==> flow/design.v <==
`timescale 1ns/10ps
module IOTDF( clk, rst, in_en, iot_in, fn_sel, busy, valid, iot_out);
input          clk;
input          rst;
input          in_en;
input  [7:0]   iot_in;
input  [2:0]   fn_sel;
output         busy;
output         valid;
output [127:0] iot_out;
localparam ENCRYPT = 1, DECRYPT = 2, CRC_GEN = 3, TOP2MAX = 4, LAST2MIN = 5;
localparam FUNC_LEFT_1 = 0, FUNC_LEFT_2 = 1, FUNC_RIGHT_1 = 2, FUNC_RIGHT_2 = 3, FUNC_KEEP = 4;
reg [3:0]cnt_read_r, cnt_read_w;  
reg [2:0]cnt_round_r, cnt_round_w;  
reg [1:0]start_output_flag_r, start_output_flag_w;  
reg [2:0] fn_sel_r;
wire [2:0]fn_sel_w = fn_sel;
reg [127:0]iot_in_r, iot_in_w;
reg valid_r;
reg [127:0]iot_out1_r, iot_out1_w;
reg [127:0]iot_out2_r, iot_out2_w;
wire [63:0]IP_out;
wire [31:0]IP_out_L, IP_out_R;
wire [63:0]FP_in, FP_out;
wire [31:0]XOR_out, XOR_in1, XOR_in2;
reg [31:0]MUX_out1_63_32, MUX_out1_31_0;
wire [63:0]MUX_out1_127_64;
wire [55:0]MUX_sub_key_gen_in;
reg [2:0]sub_key_gen_func;
wire [55:0]PC1_out;
wire [47:0]KEY;
wire [55:0]KEY_before_PC2_w, KEY_before_PC2_r;  
wire [2:0]CRC_remainder;
reg [10:0]crc_dividend_in;
reg [127:0]crc_iot_out1_w;
reg Is_in_biggerthan_out1_r, Is_in_biggerthan_out1_w;  
reg Is_in_biggerthan_out2_r, Is_in_biggerthan_out2_w;  
wire Is_in_biggerthan_out1_8b, Is_in_biggerthan_out2_8b;  
wire Is_in_equal_out1_8b, Is_in_equal_out2_8b;  
reg [7:0]cmp_in_in, cmp_in_out1, cmp_in_out2;  
assign busy = 0;
assign valid = valid_r; 
assign iot_out = ((fn_sel_r==TOP2MAX || fn_sel_r==LAST2MIN) && cnt_read_r==1)? iot_out1_r:iot_out2_r;  
always@(*)begin
	cnt_read_w = (in_en)?cnt_read_r + 1'b1:cnt_read_r;
end
always@(posedge clk or posedge rst)begin
	if(rst) cnt_read_r <= 0;
	else cnt_read_r <= cnt_read_w;
end
always@(*)begin
	cnt_round_w = (cnt_read_r==15)? cnt_round_r + 1'b1:cnt_round_r;
end
always@(posedge clk or posedge rst)begin
	if(rst) cnt_round_r <= 0;
	else cnt_round_r <= cnt_round_w;
end
always@(*)begin
	if(start_output_flag_r==0 && cnt_read_r==15)start_output_flag_w = 1;
	else if(start_output_flag_r==1 && cnt_read_r==15)start_output_flag_w = 2;
	else start_output_flag_w = start_output_flag_r;
end
always@(posedge clk or posedge rst)begin
	if(rst) start_output_flag_r <= 0;
	else start_output_flag_r <= start_output_flag_w;
end
always@(posedge clk)begin  
	if(rst)begin end
	else fn_sel_r <= fn_sel_w;
end
always@(posedge clk or posedge rst)begin
	if(rst) valid_r <= 1'b0;
	else if((fn_sel_r==TOP2MAX || fn_sel_r==LAST2MIN))begin
		valid_r <= ((cnt_read_r==0 || cnt_read_r==1) && cnt_round_r==0 && start_output_flag_r == 2);
	end
	else begin
		valid_r <= (cnt_read_r==0 && start_output_flag_r == 2);
	end 
end
always@(posedge clk)begin
	if(rst)begin end
	else iot_in_r <= iot_in_w;
end
always@(*)begin
	iot_out1_w = iot_out1_r;
	if(fn_sel_r==ENCRYPT || fn_sel_r==DECRYPT)begin
		iot_out1_w[63:0] = {MUX_out1_63_32, MUX_out1_31_0};
		iot_out1_w[119:64] = KEY_before_PC2_w;
	end
	else if(fn_sel_r==CRC_GEN)begin
		if(cnt_read_r==0)iot_out1_w = iot_in_r;
		else iot_out1_w = crc_iot_out1_w;
	end
	else begin  
		if(cnt_round_r==1 && cnt_read_r==0)begin  
			iot_out1_w = iot_in_r; 
		end
		else if(cnt_read_r==0)begin  
			if((fn_sel_r==TOP2MAX  &&   Is_in_biggerthan_out1_w &&  Is_in_biggerthan_out2_w)||
			   (fn_sel_r==LAST2MIN && (!Is_in_biggerthan_out1_w)&&(!Is_in_biggerthan_out2_w))) iot_out1_w = iot_in_r;
		end
	end
end
always@(posedge clk)begin
	if(rst)begin end
	else iot_out1_r <= iot_out1_w;
end
always@(*)begin
	iot_out2_w = iot_out2_r;
	if(fn_sel_r==ENCRYPT || fn_sel_r==DECRYPT)begin
		if(cnt_read_r==0)iot_out2_w[63:0] = FP_out;  
		if(cnt_read_r==1)iot_out2_w[127:64] = iot_in_r[127:64];  
	end
	else if(fn_sel_r==CRC_GEN)begin
		if(cnt_read_r==0)iot_out2_w = CRC_remainder; 
	end
	else begin  
		if(cnt_round_r==1 && cnt_read_r==0)begin  
			iot_out2_w = (fn_sel_r==TOP2MAX)? 0:{128{1'b1}};  
		end
		else if(cnt_read_r==0)begin  
			if(fn_sel_r==TOP2MAX && Is_in_biggerthan_out2_w)begin
				if(Is_in_biggerthan_out1_w) iot_out2_w = iot_out1_r;
				else iot_out2_w = iot_in_r;
			end
			if(fn_sel_r==LAST2MIN && !Is_in_biggerthan_out2_w)begin
				if(!Is_in_biggerthan_out1_w) iot_out2_w = iot_out1_r;
				else iot_out2_w = iot_in_r;
			end
		end
	end
end
always@(posedge clk)begin
	if(rst)begin end
	else iot_out2_r <= iot_out2_w;
end
assign IP_out = {iot_in_r[ 6],iot_in_r[14],iot_in_r[22],iot_in_r[30]
			    ,iot_in_r[38],iot_in_r[46],iot_in_r[54],iot_in_r[62]
			    ,iot_in_r[ 4],iot_in_r[12],iot_in_r[20],iot_in_r[28]
			    ,iot_in_r[36],iot_in_r[44],iot_in_r[52],iot_in_r[60]
			    ,iot_in_r[ 2],iot_in_r[10],iot_in_r[18],iot_in_r[26]
			    ,iot_in_r[34],iot_in_r[42],iot_in_r[50],iot_in_r[58]
			    ,iot_in_r[ 0],iot_in_r[ 8],iot_in_r[16],iot_in_r[24]
			    ,iot_in_r[32],iot_in_r[40],iot_in_r[48],iot_in_r[56]
			    ,iot_in_r[ 7],iot_in_r[15],iot_in_r[23],iot_in_r[31]
			    ,iot_in_r[39],iot_in_r[47],iot_in_r[55],iot_in_r[63]
			    ,iot_in_r[ 5],iot_in_r[13],iot_in_r[21],iot_in_r[29]
			    ,iot_in_r[37],iot_in_r[45],iot_in_r[53],iot_in_r[61]
			    ,iot_in_r[ 3],iot_in_r[11],iot_in_r[19],iot_in_r[27]
			    ,iot_in_r[35],iot_in_r[43],iot_in_r[51],iot_in_r[59]
			    ,iot_in_r[ 1],iot_in_r[ 9],iot_in_r[17],iot_in_r[25]
			    ,iot_in_r[33],iot_in_r[41],iot_in_r[49],iot_in_r[57]};
assign 	{IP_out_L, IP_out_R} = IP_out;
assign FP_in = {XOR_out, iot_out1_r[31:0]};
assign FP_out = {FP_in[24],FP_in[56],FP_in[16],FP_in[48]
			    ,FP_in[ 8],FP_in[40],FP_in[ 0],FP_in[32]
			    ,FP_in[25],FP_in[57],FP_in[17],FP_in[49]
			    ,FP_in[ 9],FP_in[41],FP_in[ 1],FP_in[33]
			    ,FP_in[26],FP_in[58],FP_in[18],FP_in[50]
			    ,FP_in[10],FP_in[42],FP_in[ 2],FP_in[34]
			    ,FP_in[27],FP_in[59],FP_in[19],FP_in[51]
			    ,FP_in[11],FP_in[43],FP_in[ 3],FP_in[35]
			    ,FP_in[28],FP_in[60],FP_in[20],FP_in[52]
			    ,FP_in[12],FP_in[44],FP_in[ 4],FP_in[36]
			    ,FP_in[29],FP_in[61],FP_in[21],FP_in[53]
			    ,FP_in[13],FP_in[45],FP_in[ 5],FP_in[37]
			    ,FP_in[30],FP_in[62],FP_in[22],FP_in[54]
			    ,FP_in[14],FP_in[46],FP_in[ 6],FP_in[38]
			    ,FP_in[31],FP_in[63],FP_in[23],FP_in[55]
			    ,FP_in[15],FP_in[47],FP_in[ 7],FP_in[39]};
assign PC1_out = {iot_in_r[ 71],iot_in_r[ 79],iot_in_r[ 87],iot_in_r[95]
				 ,iot_in_r[103],iot_in_r[111],iot_in_r[119],iot_in_r[127]
				 ,iot_in_r[ 70],iot_in_r[ 78],iot_in_r[ 86],iot_in_r[94]
				 ,iot_in_r[102],iot_in_r[110],iot_in_r[118],iot_in_r[126]
				 ,iot_in_r[ 69],iot_in_r[ 77],iot_in_r[ 85],iot_in_r[93]
				 ,iot_in_r[101],iot_in_r[109],iot_in_r[117],iot_in_r[125]
				 ,iot_in_r[ 68],iot_in_r[ 76],iot_in_r[ 84],iot_in_r[92]
				 ,iot_in_r[ 65],iot_in_r[ 73],iot_in_r[ 81],iot_in_r[89]
				 ,iot_in_r[ 97],iot_in_r[105],iot_in_r[113],iot_in_r[121]
				 ,iot_in_r[ 66],iot_in_r[ 74],iot_in_r[ 82],iot_in_r[90]
				 ,iot_in_r[ 98],iot_in_r[106],iot_in_r[114],iot_in_r[122]
				 ,iot_in_r[ 67],iot_in_r[ 75],iot_in_r[ 83],iot_in_r[91]
				 ,iot_in_r[ 99],iot_in_r[107],iot_in_r[115],iot_in_r[123]
				 ,iot_in_r[100],iot_in_r[108],iot_in_r[116],iot_in_r[124]};
assign KEY_before_PC2_r = iot_out1_r[119:64];
assign KEY = {KEY_before_PC2_r[42],KEY_before_PC2_r[39],KEY_before_PC2_r[45],KEY_before_PC2_r[32]			     
			 ,KEY_before_PC2_r[55],KEY_before_PC2_r[51],KEY_before_PC2_r[53],KEY_before_PC2_r[28]			     
			 ,KEY_before_PC2_r[41],KEY_before_PC2_r[50],KEY_before_PC2_r[35],KEY_before_PC2_r[46]			     
			 ,KEY_before_PC2_r[33],KEY_before_PC2_r[37],KEY_before_PC2_r[44],KEY_before_PC2_r[52]			     
			 ,KEY_before_PC2_r[30],KEY_before_PC2_r[48],KEY_before_PC2_r[40],KEY_before_PC2_r[49]			     
			 ,KEY_before_PC2_r[29],KEY_before_PC2_r[36],KEY_before_PC2_r[43],KEY_before_PC2_r[54]			     
			 ,KEY_before_PC2_r[15],KEY_before_PC2_r[ 4],KEY_before_PC2_r[25],KEY_before_PC2_r[19]			     
			 ,KEY_before_PC2_r[ 9],KEY_before_PC2_r[ 1],KEY_before_PC2_r[26],KEY_before_PC2_r[16]			     
			 ,KEY_before_PC2_r[ 5],KEY_before_PC2_r[11],KEY_before_PC2_r[23],KEY_before_PC2_r[ 8]			     
			 ,KEY_before_PC2_r[12],KEY_before_PC2_r[ 7],KEY_before_PC2_r[17],KEY_before_PC2_r[ 0]			     
			 ,KEY_before_PC2_r[22],KEY_before_PC2_r[ 3],KEY_before_PC2_r[10],KEY_before_PC2_r[14]			
			 ,KEY_before_PC2_r[ 6],KEY_before_PC2_r[20],KEY_before_PC2_r[27],KEY_before_PC2_r[24]};
always@(*)begin
	if(fn_sel_r==1)begin  
		if(cnt_read_r==0||cnt_read_r==1||cnt_read_r==8||cnt_read_r==15) sub_key_gen_func = FUNC_LEFT_1;  
		else sub_key_gen_func = FUNC_LEFT_2;  
	end
	else begin  
		if(cnt_read_r==0||cnt_read_r==1||cnt_read_r==8||cnt_read_r==15) sub_key_gen_func = (cnt_read_r==0)? FUNC_KEEP:FUNC_RIGHT_1;  
		else sub_key_gen_func = FUNC_RIGHT_2;  
	end
end
Sub_Key Sub_Key_u(
	.sub_key_in(MUX_sub_key_gen_in),
	.func_in(sub_key_gen_func),
	.sub_key_out(KEY_before_PC2_w));	
F_Function F_Function_u(
.key_in(KEY),
.R_in(iot_out1_r[31:0]),
.F_out(XOR_in2));
assign XOR_in1 = iot_out1_r[63:32];
assign XOR_out = XOR_in1 ^ XOR_in2;
assign MUX_sub_key_gen_in = (cnt_read_r==0)? PC1_out:KEY_before_PC2_r;
always@(*)begin
	if(cnt_read_r==0)MUX_out1_63_32 = IP_out_L;
	else MUX_out1_63_32 = iot_out1_r[31:0];
end
always@(*)begin
	if(cnt_read_r==0)MUX_out1_31_0 = IP_out_R;
	else MUX_out1_31_0 = XOR_out;
end
CRC_Gen CRC_Gen_u(
.crc_dividend_in(crc_dividend_in),  
.crc_remainder_out(CRC_remainder));
always@(*)begin
	Is_in_biggerthan_out1_w = (Is_in_equal_out1_8b)? Is_in_biggerthan_out1_r:Is_in_biggerthan_out1_8b;
	Is_in_biggerthan_out2_w = (Is_in_equal_out2_8b)? Is_in_biggerthan_out2_r:Is_in_biggerthan_out2_8b;
end
always@(posedge clk)begin
	if(rst)begin end
	else begin
		Is_in_biggerthan_out1_r <= Is_in_biggerthan_out1_w;
		Is_in_biggerthan_out2_r <= Is_in_biggerthan_out2_w;
	end
end
always@(*)begin
	iot_in_w = iot_in_r;
	crc_iot_out1_w = iot_out1_r;
	case(cnt_read_r)
	1:begin
		cmp_in_in   =   iot_in_r[7:0];
		cmp_in_out1 = iot_out1_r[7:0];
		cmp_in_out2 = iot_out2_r[7:0];
		iot_in_w[15:8] = iot_in;
		crc_dividend_in = iot_out1_r[127:117];
		crc_iot_out1_w[119:117] = CRC_remainder;
	end
	2:begin
		cmp_in_in   =   iot_in_r[15:8];
		cmp_in_out1 = iot_out1_r[15:8];
		cmp_in_out2 = iot_out2_r[15:8];
		iot_in_w[23:16] = iot_in;
		crc_dividend_in = iot_out1_r[119:109];
		crc_iot_out1_w[111:109] = CRC_remainder;
	end
	3:begin
		cmp_in_in   =   iot_in_r[23:16];
		cmp_in_out1 = iot_out1_r[23:16];
		cmp_in_out2 = iot_out2_r[23:16];
		iot_in_w[31:24] = iot_in;
		crc_dividend_in = iot_out1_r[111:101];
		crc_iot_out1_w[103:101] = CRC_remainder;
	end
	4:begin
		cmp_in_in   =   iot_in_r[31:24];
		cmp_in_out1 = iot_out1_r[31:24];
		cmp_in_out2 = iot_out2_r[31:24];
		iot_in_w[39:32] = iot_in;
		crc_dividend_in = iot_out1_r[103:93];
		crc_iot_out1_w[95:93] = CRC_remainder;
	end
	5:begin
		cmp_in_in   =   iot_in_r[39:32];
		cmp_in_out1 = iot_out1_r[39:32];
		cmp_in_out2 = iot_out2_r[39:32];
		iot_in_w[47:40] = iot_in;
		crc_dividend_in = iot_out1_r[95:85];
		crc_iot_out1_w[87:85] = CRC_remainder;
	end
	6:begin
		cmp_in_in   =   iot_in_r[47:40];
		cmp_in_out1 = iot_out1_r[47:40];
		cmp_in_out2 = iot_out2_r[47:40];
		iot_in_w[55:48] = iot_in;
		crc_dividend_in = iot_out1_r[87:77];
		crc_iot_out1_w[79:77] = CRC_remainder;
	end
	7:begin
		cmp_in_in   =   iot_in_r[55:48];
		cmp_in_out1 = iot_out1_r[55:48];
		cmp_in_out2 = iot_out2_r[55:48];
		iot_in_w[63:56] = iot_in;
		crc_dividend_in = iot_out1_r[79:69];
		crc_iot_out1_w[71:69] = CRC_remainder;
	end
	8:begin
		cmp_in_in   =   iot_in_r[63:56];
		cmp_in_out1 = iot_out1_r[63:56];
		cmp_in_out2 = iot_out2_r[63:56];
		iot_in_w[71:64] = iot_in;
		crc_dividend_in = iot_out1_r[71:61];
		crc_iot_out1_w[63:61] = CRC_remainder;
	end
	9:begin
		cmp_in_in   =   iot_in_r[71:64];
		cmp_in_out1 = iot_out1_r[71:64];
		cmp_in_out2 = iot_out2_r[71:64];
		iot_in_w[79:72] = iot_in;
		crc_dividend_in = iot_out1_r[63:53];
		crc_iot_out1_w[55:53] = CRC_remainder;
	end
	10:begin
		cmp_in_in   =   iot_in_r[79:72];
		cmp_in_out1 = iot_out1_r[79:72];
		cmp_in_out2 = iot_out2_r[79:72];
		iot_in_w[87:80] = iot_in;
		crc_dividend_in = iot_out1_r[55:45];
		crc_iot_out1_w[47:45] = CRC_remainder;
	end
	11:begin
		cmp_in_in   =   iot_in_r[87:80];
		cmp_in_out1 = iot_out1_r[87:80];
		cmp_in_out2 = iot_out2_r[87:80];
		iot_in_w[95:88] = iot_in;
		crc_dividend_in = iot_out1_r[47:37];
		crc_iot_out1_w[39:37] = CRC_remainder;
	end
	12:begin
		cmp_in_in   =   iot_in_r[95:88];
		cmp_in_out1 = iot_out1_r[95:88];
		cmp_in_out2 = iot_out2_r[95:88];
		iot_in_w[103:96] = iot_in;
		crc_dividend_in = iot_out1_r[39:29];
		crc_iot_out1_w[31:29] = CRC_remainder;
	end
	13:begin
		cmp_in_in   =   iot_in_r[103:96];
		cmp_in_out1 = iot_out1_r[103:96];
		cmp_in_out2 = iot_out2_r[103:96];
		iot_in_w[111:104] = iot_in;
		crc_dividend_in = iot_out1_r[31:21];
		crc_iot_out1_w[23:21] = CRC_remainder;
	end
	14:begin
		cmp_in_in   =   iot_in_r[111:104];
		cmp_in_out1 = iot_out1_r[111:104];
		cmp_in_out2 = iot_out2_r[111:104];
		iot_in_w[119:112] = iot_in;
		crc_dividend_in = iot_out1_r[23:13];
		crc_iot_out1_w[15:13] = CRC_remainder;
	end
	15:begin
		cmp_in_in   =   iot_in_r[119:112];
		cmp_in_out1 = iot_out1_r[119:112];
		cmp_in_out2 = iot_out2_r[119:112];
		iot_in_w[127:120] = iot_in;
		crc_dividend_in = iot_out1_r[15:5];
		crc_iot_out1_w[7:5] = CRC_remainder;
	end
	0:begin
		cmp_in_in   =   iot_in_r[127:120];
		cmp_in_out1 = iot_out1_r[127:120];
		cmp_in_out2 = iot_out2_r[127:120];
		iot_in_w[7:0] = iot_in;
		crc_dividend_in = {iot_out1_r[7:0], 3'b0};
	end
	endcase
end
assign Is_in_biggerthan_out1_8b = (cmp_in_in > cmp_in_out1);
assign Is_in_biggerthan_out2_8b = (cmp_in_in > cmp_in_out2);
assign Is_in_equal_out1_8b = (cmp_in_in == cmp_in_out1);
assign Is_in_equal_out2_8b = (cmp_in_in == cmp_in_out2);
endmodule
module F_Function(
input   [47:0] key_in,
input   [31:0] R_in,
output  [31:0] F_out);
wire [47:0]expansion_out = {R_in[ 0],R_in[31],R_in[30],R_in[29]
						   ,R_in[28],R_in[27],R_in[28],R_in[27]
						   ,R_in[26],R_in[25],R_in[24],R_in[23]
						   ,R_in[24],R_in[23],R_in[22],R_in[21]
						   ,R_in[20],R_in[19],R_in[20],R_in[19]
						   ,R_in[18],R_in[17],R_in[16],R_in[15]
						   ,R_in[16],R_in[15],R_in[14],R_in[13]
						   ,R_in[12],R_in[11],R_in[12],R_in[11]
						   ,R_in[10],R_in[ 9],R_in[ 8],R_in[ 7]
						   ,R_in[ 8],R_in[ 7],R_in[ 6],R_in[ 5]
						   ,R_in[ 4],R_in[ 3],R_in[ 4],R_in[ 3]
						   ,R_in[ 2],R_in[ 1],R_in[ 0],R_in[31]};
wire [47:0]xor_out = key_in ^ expansion_out;
wire [5:0]S1_in = xor_out[47:42];
wire [5:0]S2_in = xor_out[41:36];
wire [5:0]S3_in = xor_out[35:30];
wire [5:0]S4_in = xor_out[29:24];
wire [5:0]S5_in = xor_out[23:18];
wire [5:0]S6_in = xor_out[17:12];
wire [5:0]S7_in = xor_out[11: 6];
wire [5:0]S8_in = xor_out[ 5: 0];
reg [3:0]S1_out;
reg [3:0]S2_out;
reg [3:0]S3_out;
reg [3:0]S4_out;
reg [3:0]S5_out;
reg [3:0]S6_out;
reg [3:0]S7_out;
reg [3:0]S8_out;
always@(*)begin
	case({S1_in[5], S1_in[0]})
		2'b00:begin
			case(S1_in[4:1])
				4'b0000: S1_out = 14;
				4'b0001: S1_out = 4;
				4'b0010: S1_out = 13;
				4'b0011: S1_out = 1;
				4'b0100: S1_out = 2;
				4'b0101: S1_out = 15;
				4'b0110: S1_out = 11;
				4'b0111: S1_out = 8;
				4'b1000: S1_out = 3;
				4'b1001: S1_out = 10;
				4'b1010: S1_out = 6;
				4'b1011: S1_out = 12;
				4'b1100: S1_out = 5;
				4'b1101: S1_out = 9;
				4'b1110: S1_out = 0;
				4'b1111: S1_out = 7;
			endcase
		end
		2'b01:begin
			case(S1_in[4:1])
				4'b0000: S1_out = 0;
				4'b0001: S1_out = 15;
				4'b0010: S1_out = 7;
				4'b0011: S1_out = 4;
				4'b0100: S1_out = 14;
				4'b0101: S1_out = 2;
				4'b0110: S1_out = 13;
				4'b0111: S1_out = 1;
				4'b1000: S1_out = 10;
				4'b1001: S1_out = 6;
				4'b1010: S1_out = 12;
				4'b1011: S1_out = 11;
				4'b1100: S1_out = 9;
				4'b1101: S1_out = 5;
				4'b1110: S1_out = 3;
				4'b1111: S1_out = 8;
			endcase
		end
		2'b10:begin
			case(S1_in[4:1])
				4'b0000: S1_out = 4;
				4'b0001: S1_out = 1;
				4'b0010: S1_out = 14;
				4'b0011: S1_out = 8;
				4'b0100: S1_out = 13;
				4'b0101: S1_out = 6;
				4'b0110: S1_out = 2;
				4'b0111: S1_out = 11;
				4'b1000: S1_out = 15;
				4'b1001: S1_out = 12;
				4'b1010: S1_out = 9;
				4'b1011: S1_out = 7;
				4'b1100: S1_out = 3;
				4'b1101: S1_out = 10;
				4'b1110: S1_out = 5;
				4'b1111: S1_out = 0;
			endcase
		end
		2'b11:begin
			case(S1_in[4:1])
				4'b0000: S1_out = 15;
				4'b0001: S1_out = 12;
				4'b0010: S1_out = 8;
				4'b0011: S1_out = 2;
				4'b0100: S1_out = 4;
				4'b0101: S1_out = 9;
				4'b0110: S1_out = 1;
				4'b0111: S1_out = 7;
				4'b1000: S1_out = 5;
				4'b1001: S1_out = 11;
				4'b1010: S1_out = 3;
				4'b1011: S1_out = 14;
				4'b1100: S1_out = 10;
				4'b1101: S1_out = 0;
				4'b1110: S1_out = 6;
				4'b1111: S1_out = 13;
			endcase
		end
	endcase
end
always@(*)begin
	case({S2_in[5], S2_in[0]})
		2'b00:begin
			case(S2_in[4:1])
				4'b0000: S2_out = 15;
				4'b0001: S2_out = 1;
				4'b0010: S2_out = 8;
				4'b0011: S2_out = 14;
				4'b0100: S2_out = 6;
				4'b0101: S2_out = 11;
				4'b0110: S2_out = 3;
				4'b0111: S2_out = 4;
				4'b1000: S2_out = 9;
				4'b1001: S2_out = 7;
				4'b1010: S2_out = 2;
				4'b1011: S2_out = 13;
				4'b1100: S2_out = 12;
				4'b1101: S2_out = 0;
				4'b1110: S2_out = 5;
				4'b1111: S2_out = 10;
			endcase
		end
		2'b01:begin
			case(S2_in[4:1])
				4'b0000: S2_out = 3;
				4'b0001: S2_out = 13;
				4'b0010: S2_out = 4;
				4'b0011: S2_out = 7;
				4'b0100: S2_out = 15;
				4'b0101: S2_out = 2;
				4'b0110: S2_out = 8;
				4'b0111: S2_out = 14;
				4'b1000: S2_out = 12;
				4'b1001: S2_out = 0;
				4'b1010: S2_out = 1;
				4'b1011: S2_out = 10;
				4'b1100: S2_out = 6;
				4'b1101: S2_out = 9;
				4'b1110: S2_out = 11;
				4'b1111: S2_out = 5;
			endcase
		end
		2'b10:begin
			case(S2_in[4:1])
				4'b0000: S2_out = 0;
				4'b0001: S2_out = 14;
				4'b0010: S2_out = 7;
				4'b0011: S2_out = 11;
				4'b0100: S2_out = 10;
				4'b0101: S2_out = 4;
				4'b0110: S2_out = 13;
				4'b0111: S2_out = 1;
				4'b1000: S2_out = 5;
				4'b1001: S2_out = 8;
				4'b1010: S2_out = 12;
				4'b1011: S2_out = 6;
				4'b1100: S2_out = 9;
				4'b1101: S2_out = 3;
				4'b1110: S2_out = 2;
				4'b1111: S2_out = 15;
			endcase
		end
		2'b11:begin
			case(S2_in[4:1])
				4'b0000: S2_out = 13;
				4'b0001: S2_out = 8;
				4'b0010: S2_out = 10;
				4'b0011: S2_out = 1;
				4'b0100: S2_out = 3;
				4'b0101: S2_out = 15;
				4'b0110: S2_out = 4;
				4'b0111: S2_out = 2;
				4'b1000: S2_out = 11;
				4'b1001: S2_out = 6;
				4'b1010: S2_out = 7;
				4'b1011: S2_out = 12;
				4'b1100: S2_out = 0;
				4'b1101: S2_out = 5;
				4'b1110: S2_out = 14;
				4'b1111: S2_out = 9;
			endcase
		end
	endcase
end
always@(*)begin
	case({S3_in[5], S3_in[0]})
		2'b00:begin
			case(S3_in[4:1])
				4'b0000: S3_out = 10;
				4'b0001: S3_out = 0;
				4'b0010: S3_out = 9;
				4'b0011: S3_out = 14;
				4'b0100: S3_out = 6;
				4'b0101: S3_out = 3;
				4'b0110: S3_out = 15;
				4'b0111: S3_out = 5;
				4'b1000: S3_out = 1;
				4'b1001: S3_out = 13;
				4'b1010: S3_out = 12;
				4'b1011: S3_out = 7;
				4'b1100: S3_out = 11;
				4'b1101: S3_out = 4;
				4'b1110: S3_out = 2;
				4'b1111: S3_out = 8;
			endcase
		end
		2'b01:begin
			case(S3_in[4:1])
				4'b0000: S3_out = 13;
				4'b0001: S3_out = 7;
				4'b0010: S3_out = 0;
				4'b0011: S3_out = 9;
				4'b0100: S3_out = 3;
				4'b0101: S3_out = 4;
				4'b0110: S3_out = 6;
				4'b0111: S3_out = 10;
				4'b1000: S3_out = 2;
				4'b1001: S3_out = 8;
				4'b1010: S3_out = 5;
				4'b1011: S3_out = 14;
				4'b1100: S3_out = 12;
				4'b1101: S3_out = 11;
				4'b1110: S3_out = 15;
				4'b1111: S3_out = 1;
			endcase
		end
		2'b10:begin
			case(S3_in[4:1])
				4'b0000: S3_out = 13;
				4'b0001: S3_out = 6;
				4'b0010: S3_out = 4;
				4'b0011: S3_out = 9;
				4'b0100: S3_out = 8;
				4'b0101: S3_out = 15;
				4'b0110: S3_out = 3;
				4'b0111: S3_out = 0;
				4'b1000: S3_out = 11;
				4'b1001: S3_out = 1;
				4'b1010: S3_out = 2;
				4'b1011: S3_out = 12;
				4'b1100: S3_out = 5;
				4'b1101: S3_out = 10;
				4'b1110: S3_out = 14;
				4'b1111: S3_out = 7;
			endcase
		end
		2'b11:begin
			case(S3_in[4:1])
				4'b0000: S3_out = 1;
				4'b0001: S3_out = 10;
				4'b0010: S3_out = 13;
				4'b0011: S3_out = 0;
				4'b0100: S3_out = 6;
				4'b0101: S3_out = 9;
				4'b0110: S3_out = 8;
				4'b0111: S3_out = 7;
				4'b1000: S3_out = 4;
				4'b1001: S3_out = 15;
				4'b1010: S3_out = 14;
				4'b1011: S3_out = 3;
				4'b1100: S3_out = 11;
				4'b1101: S3_out = 5;
				4'b1110: S3_out = 2;
				4'b1111: S3_out = 12;
			endcase
		end
	endcase
end
always@(*)begin
	case({S4_in[5], S4_in[0]})
		2'b00:begin
			case(S4_in[4:1])
				4'b0000: S4_out = 7;
				4'b0001: S4_out = 13;
				4'b0010: S4_out = 14;
				4'b0011: S4_out = 3;
				4'b0100: S4_out = 0;
				4'b0101: S4_out = 6;
				4'b0110: S4_out = 9;
				4'b0111: S4_out = 10;
				4'b1000: S4_out = 1;
				4'b1001: S4_out = 2;
				4'b1010: S4_out = 8;
				4'b1011: S4_out = 5;
				4'b1100: S4_out = 11;
				4'b1101: S4_out = 12;
				4'b1110: S4_out = 4;
				4'b1111: S4_out = 15;
			endcase
		end
		2'b01:begin
			case(S4_in[4:1])
				4'b0000: S4_out = 13;
				4'b0001: S4_out = 8;
				4'b0010: S4_out = 11;
				4'b0011: S4_out = 5;
				4'b0100: S4_out = 6;
				4'b0101: S4_out = 15;
				4'b0110: S4_out = 0;
				4'b0111: S4_out = 3;
				4'b1000: S4_out = 4;
				4'b1001: S4_out = 7;
				4'b1010: S4_out = 2;
				4'b1011: S4_out = 12;
				4'b1100: S4_out = 1;
				4'b1101: S4_out = 10;
				4'b1110: S4_out = 14;
				4'b1111: S4_out = 9;
			endcase
		end
		2'b10:begin
			case(S4_in[4:1])
				4'b0000: S4_out = 10;
				4'b0001: S4_out = 6;
				4'b0010: S4_out = 9;
				4'b0011: S4_out = 0;
				4'b0100: S4_out = 12;
				4'b0101: S4_out = 11;
				4'b0110: S4_out = 7;
				4'b0111: S4_out = 13;
				4'b1000: S4_out = 15;
				4'b1001: S4_out = 1;
				4'b1010: S4_out = 3;
				4'b1011: S4_out = 14;
				4'b1100: S4_out = 5;
				4'b1101: S4_out = 2;
				4'b1110: S4_out = 8;
				4'b1111: S4_out = 4;
			endcase
		end
		2'b11:begin
			case(S4_in[4:1])
				4'b0000: S4_out = 3;
				4'b0001: S4_out = 15;
				4'b0010: S4_out = 0;
				4'b0011: S4_out = 6;
				4'b0100: S4_out = 10;
				4'b0101: S4_out = 1;
				4'b0110: S4_out = 13;
				4'b0111: S4_out = 8;
				4'b1000: S4_out = 9;
				4'b1001: S4_out = 4;
				4'b1010: S4_out = 5;
				4'b1011: S4_out = 11;
				4'b1100: S4_out = 12;
				4'b1101: S4_out = 7;
				4'b1110: S4_out = 2;
				4'b1111: S4_out = 14;
			endcase
		end
	endcase
end
always@(*)begin
	case({S5_in[5], S5_in[0]})
		2'b00:begin
			case(S5_in[4:1])
				4'b0000: S5_out = 2;
				4'b0001: S5_out = 12;
				4'b0010: S5_out = 4;
				4'b0011: S5_out = 1;
				4'b0100: S5_out = 7;
				4'b0101: S5_out = 10;
				4'b0110: S5_out = 11;
				4'b0111: S5_out = 6;
				4'b1000: S5_out = 8;
				4'b1001: S5_out = 5;
				4'b1010: S5_out = 3;
				4'b1011: S5_out = 15;
				4'b1100: S5_out = 13;
				4'b1101: S5_out = 0;
				4'b1110: S5_out = 14;
				4'b1111: S5_out = 9;
			endcase
		end
		2'b01:begin
			case(S5_in[4:1])
				4'b0000: S5_out = 14;
				4'b0001: S5_out = 11;
				4'b0010: S5_out = 2;
				4'b0011: S5_out = 12;
				4'b0100: S5_out = 4;
				4'b0101: S5_out = 7;
				4'b0110: S5_out = 13;
				4'b0111: S5_out = 1;
				4'b1000: S5_out = 5;
				4'b1001: S5_out = 0;
				4'b1010: S5_out = 15;
				4'b1011: S5_out = 10;
				4'b1100: S5_out = 3;
				4'b1101: S5_out = 9;
				4'b1110: S5_out = 8;
				4'b1111: S5_out = 6;
			endcase
		end
		2'b10:begin
			case(S5_in[4:1])
				4'b0000: S5_out = 4;
				4'b0001: S5_out = 2;
				4'b0010: S5_out = 1;
				4'b0011: S5_out = 11;
				4'b0100: S5_out = 10;
				4'b0101: S5_out = 13;
				4'b0110: S5_out = 7;
				4'b0111: S5_out = 8;
				4'b1000: S5_out = 15;
				4'b1001: S5_out = 9;
				4'b1010: S5_out = 12;
				4'b1011: S5_out = 5;
				4'b1100: S5_out = 6;
				4'b1101: S5_out = 3;
				4'b1110: S5_out = 0;
				4'b1111: S5_out = 14;
			endcase
		end
		2'b11:begin
			case(S5_in[4:1])
				4'b0000: S5_out = 11;
				4'b0001: S5_out = 8;
				4'b0010: S5_out = 12;
				4'b0011: S5_out = 7;
				4'b0100: S5_out = 1;
				4'b0101: S5_out = 14;
				4'b0110: S5_out = 2;
				4'b0111: S5_out = 13;
				4'b1000: S5_out = 6;
				4'b1001: S5_out = 15;
				4'b1010: S5_out = 0;
				4'b1011: S5_out = 9;
				4'b1100: S5_out = 10;
				4'b1101: S5_out = 4;
				4'b1110: S5_out = 5;
				4'b1111: S5_out = 3;
			endcase
		end
	endcase
end
always@(*)begin
	case({S6_in[5], S6_in[0]})
		2'b00:begin
			case(S6_in[4:1])
				4'b0000: S6_out = 12;
				4'b0001: S6_out = 1;
				4'b0010: S6_out = 10;
				4'b0011: S6_out = 15;
				4'b0100: S6_out = 9;
				4'b0101: S6_out = 2;
				4'b0110: S6_out = 6;
				4'b0111: S6_out = 8;
				4'b1000: S6_out = 0;
				4'b1001: S6_out = 13;
				4'b1010: S6_out = 3;
				4'b1011: S6_out = 4;
				4'b1100: S6_out = 14;
				4'b1101: S6_out = 7;
				4'b1110: S6_out = 5;
				4'b1111: S6_out = 11;
			endcase
		end
		2'b01:begin
			case(S6_in[4:1])
				4'b0000: S6_out = 10;
				4'b0001: S6_out = 15;
				4'b0010: S6_out = 4;
				4'b0011: S6_out = 2;
				4'b0100: S6_out = 7;
				4'b0101: S6_out = 12;
				4'b0110: S6_out = 9;
				4'b0111: S6_out = 5;
				4'b1000: S6_out = 6;
				4'b1001: S6_out = 1;
				4'b1010: S6_out = 13;
				4'b1011: S6_out = 14;
				4'b1100: S6_out = 0;
				4'b1101: S6_out = 11;
				4'b1110: S6_out = 3;
				4'b1111: S6_out = 8;
			endcase
		end
		2'b10:begin
			case(S6_in[4:1])
				4'b0000: S6_out = 9;
				4'b0001: S6_out = 14;
				4'b0010: S6_out = 15;
				4'b0011: S6_out = 5;
				4'b0100: S6_out = 2;
				4'b0101: S6_out = 8;
				4'b0110: S6_out = 12;
				4'b0111: S6_out = 3;
				4'b1000: S6_out = 7;
				4'b1001: S6_out = 0;
				4'b1010: S6_out = 4;
				4'b1011: S6_out = 10;
				4'b1100: S6_out = 1;
				4'b1101: S6_out = 13;
				4'b1110: S6_out = 11;
				4'b1111: S6_out = 6;
			endcase
		end
		2'b11:begin
			case(S6_in[4:1])
				4'b0000: S6_out = 4;
				4'b0001: S6_out = 3;
				4'b0010: S6_out = 2;
				4'b0011: S6_out = 12;
				4'b0100: S6_out = 9;
				4'b0101: S6_out = 5;
				4'b0110: S6_out = 15;
				4'b0111: S6_out = 10;
				4'b1000: S6_out = 11;
				4'b1001: S6_out = 14;
				4'b1010: S6_out = 1;
				4'b1011: S6_out = 7;
				4'b1100: S6_out = 6;
				4'b1101: S6_out = 0;
				4'b1110: S6_out = 8;
				4'b1111: S6_out = 13;
			endcase
		end
	endcase
end
always@(*)begin
	case({S7_in[5], S7_in[0]})
		2'b00:begin
			case(S7_in[4:1])
				4'b0000: S7_out = 4;
				4'b0001: S7_out = 11;
				4'b0010: S7_out = 2;
				4'b0011: S7_out = 14;
				4'b0100: S7_out = 15;
				4'b0101: S7_out = 0;
				4'b0110: S7_out = 8;
				4'b0111: S7_out = 13;
				4'b1000: S7_out = 3;
				4'b1001: S7_out = 12;
				4'b1010: S7_out = 9;
				4'b1011: S7_out = 7;
				4'b1100: S7_out = 5;
				4'b1101: S7_out = 10;
				4'b1110: S7_out = 6;
				4'b1111: S7_out = 1;
			endcase
		end
		2'b01:begin
			case(S7_in[4:1])
				4'b0000: S7_out = 13;
				4'b0001: S7_out = 0;
				4'b0010: S7_out = 11;
				4'b0011: S7_out = 7;
				4'b0100: S7_out = 4;
				4'b0101: S7_out = 9;
				4'b0110: S7_out = 1;
				4'b0111: S7_out = 10;
				4'b1000: S7_out = 14;
				4'b1001: S7_out = 3;
				4'b1010: S7_out = 5;
				4'b1011: S7_out = 12;
				4'b1100: S7_out = 2;
				4'b1101: S7_out = 15;
				4'b1110: S7_out = 8;
				4'b1111: S7_out = 6;
			endcase
		end
		2'b10:begin
			case(S7_in[4:1])
				4'b0000: S7_out = 1;
				4'b0001: S7_out = 4;
				4'b0010: S7_out = 11;
				4'b0011: S7_out = 13;
				4'b0100: S7_out = 12;
				4'b0101: S7_out = 3;
				4'b0110: S7_out = 7;
				4'b0111: S7_out = 14;
				4'b1000: S7_out = 10;
				4'b1001: S7_out = 15;
				4'b1010: S7_out = 6;
				4'b1011: S7_out = 8;
				4'b1100: S7_out = 0;
				4'b1101: S7_out = 5;
				4'b1110: S7_out = 9;
				4'b1111: S7_out = 2;
			endcase
		end
		2'b11:begin
			case(S7_in[4:1])
				4'b0000: S7_out = 6;
				4'b0001: S7_out = 11;
				4'b0010: S7_out = 13;
				4'b0011: S7_out = 8;
				4'b0100: S7_out = 1;
				4'b0101: S7_out = 4;
				4'b0110: S7_out = 10;
				4'b0111: S7_out = 7;
				4'b1000: S7_out = 9;
				4'b1001: S7_out = 5;
				4'b1010: S7_out = 0;
				4'b1011: S7_out = 15;
				4'b1100: S7_out = 14;
				4'b1101: S7_out = 2;
				4'b1110: S7_out = 3;
				4'b1111: S7_out = 12;
			endcase
		end
	endcase
end
always@(*)begin
	case({S8_in[5], S8_in[0]})
		2'b00:begin
			case(S8_in[4:1])
				4'b0000: S8_out = 13;
				4'b0001: S8_out = 2;
				4'b0010: S8_out = 8;
				4'b0011: S8_out = 4;
				4'b0100: S8_out = 6;
				4'b0101: S8_out = 15;
				4'b0110: S8_out = 11;
				4'b0111: S8_out = 1;
				4'b1000: S8_out = 10;
				4'b1001: S8_out = 9;
				4'b1010: S8_out = 3;
				4'b1011: S8_out = 14;
				4'b1100: S8_out = 5;
				4'b1101: S8_out = 0;
				4'b1110: S8_out = 12;
				4'b1111: S8_out = 7;
			endcase
		end
		2'b01:begin
			case(S8_in[4:1])
				4'b0000: S8_out = 1;
				4'b0001: S8_out = 15;
				4'b0010: S8_out = 13;
				4'b0011: S8_out = 8;
				4'b0100: S8_out = 10;
				4'b0101: S8_out = 3;
				4'b0110: S8_out = 7;
				4'b0111: S8_out = 4;
				4'b1000: S8_out = 12;
				4'b1001: S8_out = 5;
				4'b1010: S8_out = 6;
				4'b1011: S8_out = 11;
				4'b1100: S8_out = 0;
				4'b1101: S8_out = 14;
				4'b1110: S8_out = 9;
				4'b1111: S8_out = 2;
			endcase
		end
		2'b10:begin
			case(S8_in[4:1])
				4'b0000: S8_out = 7;
				4'b0001: S8_out = 11;
				4'b0010: S8_out = 4;
				4'b0011: S8_out = 1;
				4'b0100: S8_out = 9;
				4'b0101: S8_out = 12;
				4'b0110: S8_out = 14;
				4'b0111: S8_out = 2;
				4'b1000: S8_out = 0;
				4'b1001: S8_out = 6;
				4'b1010: S8_out = 10;
				4'b1011: S8_out = 13;
				4'b1100: S8_out = 15;
				4'b1101: S8_out = 3;
				4'b1110: S8_out = 5;
				4'b1111: S8_out = 8;
			endcase
		end
		2'b11:begin
			case(S8_in[4:1])
				4'b0000: S8_out = 2;
				4'b0001: S8_out = 1;
				4'b0010: S8_out = 14;
				4'b0011: S8_out = 7;
				4'b0100: S8_out = 4;
				4'b0101: S8_out = 10;
				4'b0110: S8_out = 8;
				4'b0111: S8_out = 13;
				4'b1000: S8_out = 15;
				4'b1001: S8_out = 12;
				4'b1010: S8_out = 9;
				4'b1011: S8_out = 0;
				4'b1100: S8_out = 3;
				4'b1101: S8_out = 5;
				4'b1110: S8_out = 6;
				4'b1111: S8_out = 11;
			endcase
		end
	endcase
end
wire [31:0]P_in = {S1_out,S2_out,S3_out,S4_out,S5_out,S6_out,S7_out,S8_out};
assign F_out = {P_in[16],P_in[25],P_in[12],P_in[11]
			   ,P_in[ 3],P_in[20],P_in[ 4],P_in[15]
			   ,P_in[31],P_in[17],P_in[ 9],P_in[ 6]
			   ,P_in[27],P_in[14],P_in[ 1],P_in[22]
			   ,P_in[30],P_in[24],P_in[ 8],P_in[18]
			   ,P_in[ 0],P_in[ 5],P_in[29],P_in[23]
			   ,P_in[13],P_in[19],P_in[ 2],P_in[26]
			   ,P_in[10],P_in[21],P_in[28],P_in[ 7]};
endmodule
module Sub_Key(
input   [55:0] sub_key_in,
input   [2:0] func_in,
output  reg[55:0] sub_key_out);
localparam FUNC_LEFT_1 = 0, FUNC_LEFT_2 = 1, FUNC_RIGHT_1 = 2, FUNC_RIGHT_2 = 3, FUNC_KEEP = 4;
wire [27:0]sub_key_in_msb = sub_key_in[55:28];
wire [27:0]sub_key_in_lsb = sub_key_in[27:0];
wire [27:0]sub_key_in_msb_left_1 = {sub_key_in_msb[26:0], sub_key_in_msb[27]};
wire [27:0]sub_key_in_lsb_left_1 = {sub_key_in_lsb[26:0], sub_key_in_lsb[27]};
wire [27:0]sub_key_in_msb_left_2 = {sub_key_in_msb[25:0], sub_key_in_msb[27:26]};
wire [27:0]sub_key_in_lsb_left_2 = {sub_key_in_lsb[25:0], sub_key_in_lsb[27:26]};
wire [27:0]sub_key_in_msb_right_1 = {sub_key_in_msb[0], sub_key_in_msb[27:1]};
wire [27:0]sub_key_in_lsb_right_1 = {sub_key_in_lsb[0], sub_key_in_lsb[27:1]};
wire [27:0]sub_key_in_msb_right_2 = {sub_key_in_msb[1:0], sub_key_in_msb[27:2]};
wire [27:0]sub_key_in_lsb_right_2 = {sub_key_in_lsb[1:0], sub_key_in_lsb[27:2]};
always@(*)begin
	case(func_in)
		FUNC_LEFT_1: sub_key_out = {sub_key_in_msb_left_1, sub_key_in_lsb_left_1};
		FUNC_LEFT_2: sub_key_out = {sub_key_in_msb_left_2, sub_key_in_lsb_left_2};
		FUNC_RIGHT_1: sub_key_out = {sub_key_in_msb_right_1, sub_key_in_lsb_right_1};
		FUNC_RIGHT_2: sub_key_out = {sub_key_in_msb_right_2, sub_key_in_lsb_right_2};
		FUNC_KEEP: sub_key_out = sub_key_in;
		default: sub_key_out = sub_key_in;
	endcase
end
endmodule
module CRC_Gen(
input   [10:0] crc_dividend_in,
output   [2:0] crc_remainder_out);
assign crc_remainder_out[2] =  crc_dividend_in[9] ^ crc_dividend_in[8] ^ crc_dividend_in[6] ^ crc_dividend_in[5] ^ crc_dividend_in[3] ^ crc_dividend_in[2];
assign crc_remainder_out[1] =  crc_dividend_in[10] ^ crc_dividend_in[9] ^ crc_dividend_in[7] ^ crc_dividend_in[6] ^ crc_dividend_in[4] ^ crc_dividend_in[3] ^ crc_dividend_in[1];
assign crc_remainder_out[0] =  crc_dividend_in[0];
endmodule
# Step by step through the tools: IOTDF
# The steps from the RTL of IOTDF to its reports follow in flow order.
# Line numbers count from 1 in the design file above.
# Operators: Yosys type, input widths -> output width; for muxes data width and select width s.
# Cell names lack the library's common part.
# Not given: --
dict set report setup {
  design {IOTDF}
  clk_port {clk}
  library {sky130hd}
  pvt_corner {tt_025C_1v80}
}

# Word level
# Yosys after proc, flatten, opt, wreduce and memory -nomap, before mapping. Memory bits, and registers merged into a memory's read port (data or address), are not among the register bits. Print and check cells are not counted.
# Yosys's memory passes give these memory sizes; they may raise the number of words (mostly to a power of two), join words into wider ones and drop unused or constant bits.
dict set report word_totals {
  output_inout_bits 130
  rom_bits 2048
  memories 32
  in_bits 14
  register_bits 399
  word_cells 363
}
# name words word_bits read_ports write_ports line
set memory_table {}
lappend memory_table {{(name not given)} 16 4 1 0 1003} ;# case(S8_in[4:1])
lappend memory_table {{(name not given)} 16 4 1 0 1023} ;# case(S8_in[4:1])
lappend memory_table {{(name not given)} 16 4 1 0 1043} ;# case(S8_in[4:1])
lappend memory_table {{(name not given)} 16 4 1 0 1063} ;# case(S8_in[4:1])
lappend memory_table {{(name not given)} 16 4 1 0 919} ;# case(S7_in[4:1])
lappend memory_table {{(name not given)} 16 4 1 0 939} ;# case(S7_in[4:1])
# Further memories, not shown: 26.
dict set report classes {
  n_mux 77
  reduce_and_logical 106
  n_addsub 2
  n_logic 31
  n_eq 71
  cmp 2
}
# cell n
set ops {}
lappend ops {{$mux 128} 15}
lappend ops {{$pmux 8 s16} 3}
lappend ops {{$mux 64} 5}
lappend ops {{$reduce_or 15->1} 16}
lappend ops {{$pmux 56 s4} 1}
lappend ops {{$reduce_or 14->1} 15}
lappend ops {{$pmux 11 s16} 1}
lappend ops {{$mux 8} 16}
lappend ops {{$pmux 4 s4} 8}
lappend ops {{$mux 56} 2}
lappend ops {{$reduce_and 4->1} 16}
lappend ops {{$mux 32} 2}
lappend ops {{$ne 4x4->1 const B} 15}
lappend ops {{$mux 3} 18}
lappend ops {{$xor 48x48->48} 1}
lappend ops {{$eq 2x2->1 const B} 17}
lappend ops {{$reduce_and 2->1} 16}
lappend ops {{$xor 32x32->32} 1}
lappend ops {{$eq 4x4->1 const B} 8}
lappend ops {{$not 1->1} 18}
lappend ops {{$eq 2x1->1 const B} 9}
lappend ops {{$logic_not 2->1} 9}
lappend ops {{$eq 4x3->1 const B} 4}
lappend ops {{$gt 8x8->1} 2}
lappend ops {{$eq 8x8->1} 2}
lappend ops {{$reduce_and 5->1} 3}
lappend ops {{$logic_and 1x1->1} 13}
lappend ops {{$eq 3x2->1 const B} 4}
# Not listed: further kinds 20, cells in them 49.

# Depth
# Yosys ltp: most cells in a row. Word level: on the elaborated netlist, between registers, memories and ports. Mapped: between sequential cells and ports; inverters and the memories' decode and read muxes count.
dict set report logic_depth {
  ltp_word 13
  abc_area 0
  ltp_mapped 24
  mapped_depth_nobuf 19
}

# After synthesis
# Yosys stat after the flow's synthesis: flattened, memories mapped to cells. It holds for the ABC_AREA given above (unset counts as 0); a run with the other value may have another netlist.
# Totals and module areas in this step are rounded.
# cell n area_total_um2
set types {}
lappend types {edfxtp_1 389 1.17E+04}
lappend types {mux2_2 138 1553.99}
lappend types {o21ai_0 249 1.25E+03}
lappend types {nand2_1 329 1.23E+03}
lappend types {a21oi_1 234 1.17E+03}
lappend types {clkbuf_1 301 1.13E+03}
lappend types {ha_1 84 1.05E+03}
lappend types {a22oi_1 130 975.936}
lappend types {mux4_2 38 855.821}
lappend types {a211oi_1 106 795.763}
lappend types {nor2_1 176 660.634}
lappend types {xnor2_1 72 630.605}
lappend types {o2bb2ai_1 69 604.33}
lappend types {xor2_1 63 551.779}
lappend types {and3_1 77 481.712}
lappend types {nand3_1 94 470.451}
lappend types {mux2i_1 44 440.422}
lappend types {a221oi_1 44 385.37}
# Other cell types: 67; their cells: 729.
dict set report mapped {
  stdcells 3366
  area_um2 31200
  n_buf 392
  seqArea_um2 12000
  flip_flops 400
}
# By module: a second synthesis without flattening, with its own total; a netlist apart from the flattened one above.
dict set report unflattened {
  cells_unflattened 3453
  area_unflattened_um2 32400
}
# Each row is one instance without its submodules.
# module instances mod_seq_area_um2 n_cells mod_area_um2
set modules {}
lappend modules {IOTDF 1 12000 2451 25000}
lappend modules {F_Function 1 0.0 702 5140}
lappend modules {Sub_Key 1 0.0 293 2150}
lappend modules {CRC_Gen 1 0.0 7 101}

# Timing after synthesis
# Source: OpenSTA report_checks on the synthesized netlist (no wires, ideal clock, input and output delay 20% of the period each), path of least setup slack; recovery checks are left aside. Register names are those of the netlist, which keeps one name where synthesis merged equal registers.
dict set report synth_timing {
  path_type {reg-to-reg}
  startpoint {reg cnt_read_r[0]}
  endpoint {reg iot_out2_r[100]}
  path_stages 21
  t_required_ns 5.435
  arrival_time_ns 8.159
  tclk_ns 6.0
  t_first_pin_ns 0.000
  setup_ns 0.565
  n_path_buf 4
  setup_slack_ns -2.724
  delay_ns 8.724
  period_less_setup_slack_ns 8.724
}
# "delay_ns" is the arrival time less input delay plus setup time.
# "path_stages": output pins that drive a net of the path, with the launching flip-flop's if there is one; two outputs of one cell count as two.
# "period_less_setup_slack_ns" is the clock period less the worst setup slack; recovery checks do not enter. This is arithmetic on one report: input and output delays are still those of the set period (20% each).
# Between the ends stands the longest chain of elaborated cells between them, by number of cells; it is not shown to be the way that was timed. Of several equally long chains one is given.
# Each line given opens the expression or statement behind the cell; cells for indexed reads and writes are added by Yosys, which also makes memories of some case tables.
# The path ends at the enable pin of a flip-flop; only ways to that pin are counted.
dict set report synth_between {
  cell_sequence {dfrtp_1 -> inv_1 -> ha_1 -> buf_2 -> buf_2 -> nor3b_1 -> clkbuf_1 -> buf_1 -> a222oi_1 -> and3_1 -> a41oi_1 -> ha_1 -> a21o_1 -> a21o_1 -> a21oi_1 -> a21o_1 -> inv_1 -> a21o_1 -> a21oi_1 -> nor2_1 -> nor3_1}
  elab_chain_cells 8
  cells_between 30
  cone_classes {compare: 1; eq/ne: 18; mux: 3; reduce/logical: 8}
}
# item line
set synth_lines {}
lappend synth_lines {{start, declared} 13} ;# reg [3:0]cnt_read_r, cnt_read_w;
lappend synth_lines {{start, assigned} 48} ;# if(rst) cnt_read_r <= 0;
lappend synth_lines {{start, assigned} 49} ;# else cnt_read_r <= cnt_read_w;
lappend synth_lines {{$logic_not 4->1} 244} ;# case(cnt_read_r)
lappend synth_lines {{$pmux 8 s16} 244}
lappend synth_lines {{$gt 8x8->1} 375} ;# assign Is_in_biggerthan_out2_8b = (cmp_in_in > cmp_in_out2);
lappend synth_lines {{$mux 1} 232} ;# Is_in_biggerthan_out2_w = (Is_in_equal_out2_8b)? Is_in_biggerthan_out2_r:Is_in_biggerthan_out2_8b;
lappend synth_lines {{$logic_not 1->1} 126} ;# if(fn_sel_r==LAST2MIN && !Is_in_biggerthan_out2_w)begin
lappend synth_lines {{$logic_and 1x1->1} 126}
lappend synth_lines {{$reduce_bool 5->1} --}
lappend synth_lines {{$reduce_and 5->1} --}
lappend synth_lines {{end, assigned} 135} ;# else iot_out2_r <= iot_out2_w;
lappend synth_lines {{end, declared} 21} ;# reg [127:0]iot_out2_r, iot_out2_w;
# Some nets on the timed path still bear RTL names; the line given drives or declares the net.
# signal line
set synth_named_nets {}
lappend synth_named_nets {Is_in_biggerthan_out2_w 232}

# Path in the finished layout
# From the final timing report of run A: the path of least setup slack in the routed layout; clock arrival at registers is part of the times.
dict set report layout_timing {
  path_type {reg-to-reg}
  startpoint {reg cnt_read_r[0]}
  endpoint {reg iot_out2_r[47]}
  n_path_buf 4
  setup_ns 0.19
  t_first_pin_ns 0.60
  t_required_ns 6.30
  tclk_ns 5.88
  path_stages 21
  setup_slack_ns 0.06
  arrival_time_ns 6.24
}
# Between the ends stands the longest chain of elaborated cells between them, by number of cells; it is not shown to be the way that was timed. Of several equally long chains one is given.
# Ways into the end's enable are left out, as the timed path ends at the data pin.
dict set report layout_between {
  cell_sequence {dfrtp_1 -> inv_1 -> ha_1 -> nor3b_2 -> buf_4 -> a22o_1 -> a221oi_1 -> nand4_1 -> o21ai_0 -> ha_1 -> a21o_1 -> a21o_1 -> a21oi_1 -> o211a_1 -> buf_4 -> o2111ai_4 -> buf_4 -> buf_4 -> a21boi_0 -> a211oi_1 -> o21ai_0}
  elab_chain_cells 11
  cells_between 39
  cone_classes {compare: 2; eq/ne: 17; mux: 15; reduce/logical: 5}
}
# item line
set layout_lines {}
lappend layout_lines {{start, declared} 13} ;# reg [3:0]cnt_read_r, cnt_read_w;
lappend layout_lines {{start, assigned} 48} ;# if(rst) cnt_read_r <= 0;
lappend layout_lines {{start, assigned} 49} ;# else cnt_read_r <= cnt_read_w;
lappend layout_lines {{$logic_not 4->1} 244} ;# case(cnt_read_r)
lappend layout_lines {{$pmux 8 s16} 244}
lappend layout_lines {{$gt 8x8->1} 374} ;# assign Is_in_biggerthan_out1_8b = (cmp_in_in > cmp_in_out1);
lappend layout_lines {{$mux 1} 231} ;# Is_in_biggerthan_out1_w = (Is_in_equal_out1_8b)? Is_in_biggerthan_out1_r:Is_in_biggerthan_out1_8b;
lappend layout_lines {{$mux 128} 123} ;# if(Is_in_biggerthan_out1_w) iot_out2_w = iot_out1_r;
lappend layout_lines {{$mux 128} 122} ;# if(fn_sel_r==TOP2MAX && Is_in_biggerthan_out2_w)begin
lappend layout_lines {{$mux 128} 126} ;# if(fn_sel_r==LAST2MIN && !Is_in_biggerthan_out2_w)begin
lappend layout_lines {{$mux 128} 121} ;# else if(cnt_read_r==0)begin
lappend layout_lines {{$mux 128} 118} ;# if(cnt_round_r==1 && cnt_read_r==0)begin
lappend layout_lines {{$mux 128} 114} ;# else if(fn_sel_r==CRC_GEN)begin
lappend layout_lines {{$mux 64} 110} ;# if(fn_sel_r==ENCRYPT || fn_sel_r==DECRYPT)begin
lappend layout_lines {{end, assigned} 135} ;# else iot_out2_r <= iot_out2_w;
lappend layout_lines {{end, declared} 21} ;# reg [127:0]iot_out2_r, iot_out2_w;

4 stored runs of IOTDF in the flow (synthesis by Yosys, layout by OpenROAD, sky130hd cells), in arbitrary order. Constraints: input delay and output delay 20% of the set period each, output load 0.01 pF.
By "period_less_ws_ns" is meant the clock period of the run minus its worst setup slack. This is arithmetic on one report: input and output delays are still those of the set period (20% each).
"worst_path_ns" is the time allowed to the run's worst setup path (the clock period less input and output delay, where it has them) less its slack. Clock arrival times count: a late capture clock shortens it, a late launch clock lengthens it.
Values from the reports are rounded here.

# run A
==> flow/run.sh <==
#!/bin/bash
# the make line also repeats the synthesis and layout settings of config.mk as NAME=value (left out here)
make -C /OpenROAD-flow-scripts/flow DESIGN_CONFIG=/design/flow/config.mk WORK_HOME=/design/flow/orfs CLKGATE_MAP_FILE= finish
==> flow/config.mk <==
export PLATFORM = sky130hd
export DESIGN_NAME = IOTDF
export DESIGN_NICKNAME = IOTDF
export VERILOG_FILES = /design/flow/design.v
export SDC_FILE = /design/flow/constraint.sdc
export NUM_CORES = 4
export LEC_CHECK = 0
export CAP_MARGIN = 20
export CORE_MARGIN = 2
export CORE_UTILIZATION = 30
export SETUP_SLACK_MARGIN = -0.46
export SLEW_MARGIN = 20
==> flow/constraint.sdc <==
create_clock -name core_clock -period 5.88 [get_ports {clk}]
set_input_delay 1.1760 -clock core_clock [delete_from_list [all_inputs] [get_ports {clk}]]
set_output_delay 1.1760 -clock core_clock [all_outputs]
set_load 0.01 [all_outputs]

==> run A: results <==
period_less_ws_ns=5.818
worst_hold_slack_ns=0.510
fin_tns_ns=0.000
cell_area_final_um2=37000
worst_path_ns=5.82
worstPathKind="reg-to-reg"
synthesis_area_um2=31200
fin_ws_ns=0.062
design.die.area_um2=107000

# run B
==> flow/run.sh <==
#!/bin/bash
# the make line also repeats the synthesis and layout settings of config.mk as NAME=value (left out here)
make -C /OpenROAD-flow-scripts/flow DESIGN_CONFIG=/design/flow/config.mk WORK_HOME=/design/flow/orfs CLKGATE_MAP_FILE= finish
==> flow/config.mk <==
export PLATFORM = sky130hd
export DESIGN_NAME = IOTDF
export DESIGN_NICKNAME = IOTDF
export VERILOG_FILES = /design/flow/design.v
export SDC_FILE = /design/flow/constraint.sdc
export NUM_CORES = 4
export LEC_CHECK = 0
export ABC_AREA = 1
export CAP_MARGIN = 20
export CORE_MARGIN = 5
export CORE_UTILIZATION = 30
export CTS_CLUSTER_DIAMETER = 195
export PLACE_DENSITY = 0.51
export SETUP_SLACK_MARGIN = 0.1
export SLEW_MARGIN = 30
export TNS_END_PERCENT = 70
==> flow/constraint.sdc <==
create_clock -name core_clock -period 6.0 [get_ports {clk}]
set_input_delay 1.2000 -clock core_clock [delete_from_list [all_inputs] [get_ports {clk}]]
set_output_delay 1.2000 -clock core_clock [all_outputs]
set_load 0.01 [all_outputs]

==> run B: results <==
period_less_ws_ns=5.872
worst_hold_slack_ns=0.461
fin_tns_ns=0.000
cell_area_final_um2=37000
worst_path_ns=5.87
worstPathKind="reg-to-reg"
synthesis_area_um2=30800
fin_ws_ns=0.128
design.die.area_um2=109000

# run C
==> flow/run.sh <==
#!/bin/bash
# the make line also repeats the synthesis and layout settings of config.mk as NAME=value (left out here)
make -C /OpenROAD-flow-scripts/flow DESIGN_CONFIG=/design/flow/config.mk WORK_HOME=/design/flow/orfs CLKGATE_MAP_FILE= finish
==> flow/config.mk <==
export PLATFORM = sky130hd
export DESIGN_NAME = IOTDF
export DESIGN_NICKNAME = IOTDF
export VERILOG_FILES = /design/flow/design.v
export SDC_FILE = /design/flow/constraint.sdc
export NUM_CORES = 4
export LEC_CHECK = 0
export ABC_AREA = 1
export CAP_MARGIN = 20
export CELL_PAD_IN_SITES_DETAIL_PLACEMENT = 2
export CELL_PAD_IN_SITES_GLOBAL_PLACEMENT = 2
export CORE_MARGIN = 10
export CORE_UTILIZATION = 30
export CTS_CLUSTER_DIAMETER = 195
export MAX_ROUTING_LAYER = met4
export PLACE_DENSITY = 0.51
export SETUP_SLACK_MARGIN = 0.1
export SLEW_MARGIN = 30
export TNS_END_PERCENT = 70
==> flow/constraint.sdc <==
create_clock -name core_clock -period 7.05 [get_ports {clk}]
set_input_delay 1.4100 -clock core_clock [delete_from_list [all_inputs] [get_ports {clk}]]
set_output_delay 1.4100 -clock core_clock [all_outputs]
set_load 0.01 [all_outputs]

==> run C: results <==
period_less_ws_ns=6.640
worst_hold_slack_ns=0.468
fin_tns_ns=0.000
cell_area_final_um2=36600
worst_path_ns=6.64
worstPathKind="reg-to-reg"
synthesis_area_um2=30800
fin_ws_ns=0.410
design.die.area_um2=116000

# run D
==> flow/run.sh <==
#!/bin/bash
# the make line also repeats the synthesis and layout settings of config.mk as NAME=value (left out here)
make -C /OpenROAD-flow-scripts/flow DESIGN_CONFIG=/design/flow/config.mk WORK_HOME=/design/flow/orfs CLKGATE_MAP_FILE= finish
==> flow/config.mk <==
export PLATFORM = sky130hd
export DESIGN_NAME = IOTDF
export DESIGN_NICKNAME = IOTDF
export VERILOG_FILES = /design/flow/design.v
export SDC_FILE = /design/flow/constraint.sdc
export NUM_CORES = 4
export LEC_CHECK = 0
export ABC_AREA = 1
export CAP_MARGIN = 0
export CELL_PAD_IN_SITES_DETAIL_PLACEMENT = 2
export CELL_PAD_IN_SITES_GLOBAL_PLACEMENT = 1
export CORE_ASPECT_RATIO = 1.92
export CORE_MARGIN = 2
export CORE_UTILIZATION = 22
export CTS_CLUSTER_DIAMETER = 367
export CTS_CLUSTER_SIZE = 83
export GPL_ROUTABILITY_DRIVEN = 0
export GPL_TIMING_DRIVEN = 1
export HOLD_SLACK_MARGIN = -0.06
export MAX_ROUTING_LAYER = met5
export PLACE_DENSITY_LB_ADDON = 0.15
export SLEW_MARGIN = 20
export TNS_END_PERCENT = 75
==> flow/constraint.sdc <==
create_clock -name core_clock -period 5.45 [get_ports {clk}]
set_input_delay 1.0900 -clock core_clock [delete_from_list [all_inputs] [get_ports {clk}]]
set_output_delay 1.0900 -clock core_clock [all_outputs]
set_load 0.01 [all_outputs]

==> run D: results <==
period_less_ws_ns=5.718
worst_hold_slack_ns=0.493
fin_tns_ns=-44.4
cell_area_final_um2=38500
worst_path_ns=5.72
worstPathKind="reg-to-reg"
synthesis_area_um2=30800
fin_ws_ns=-0.268
design.die.area_um2=143000
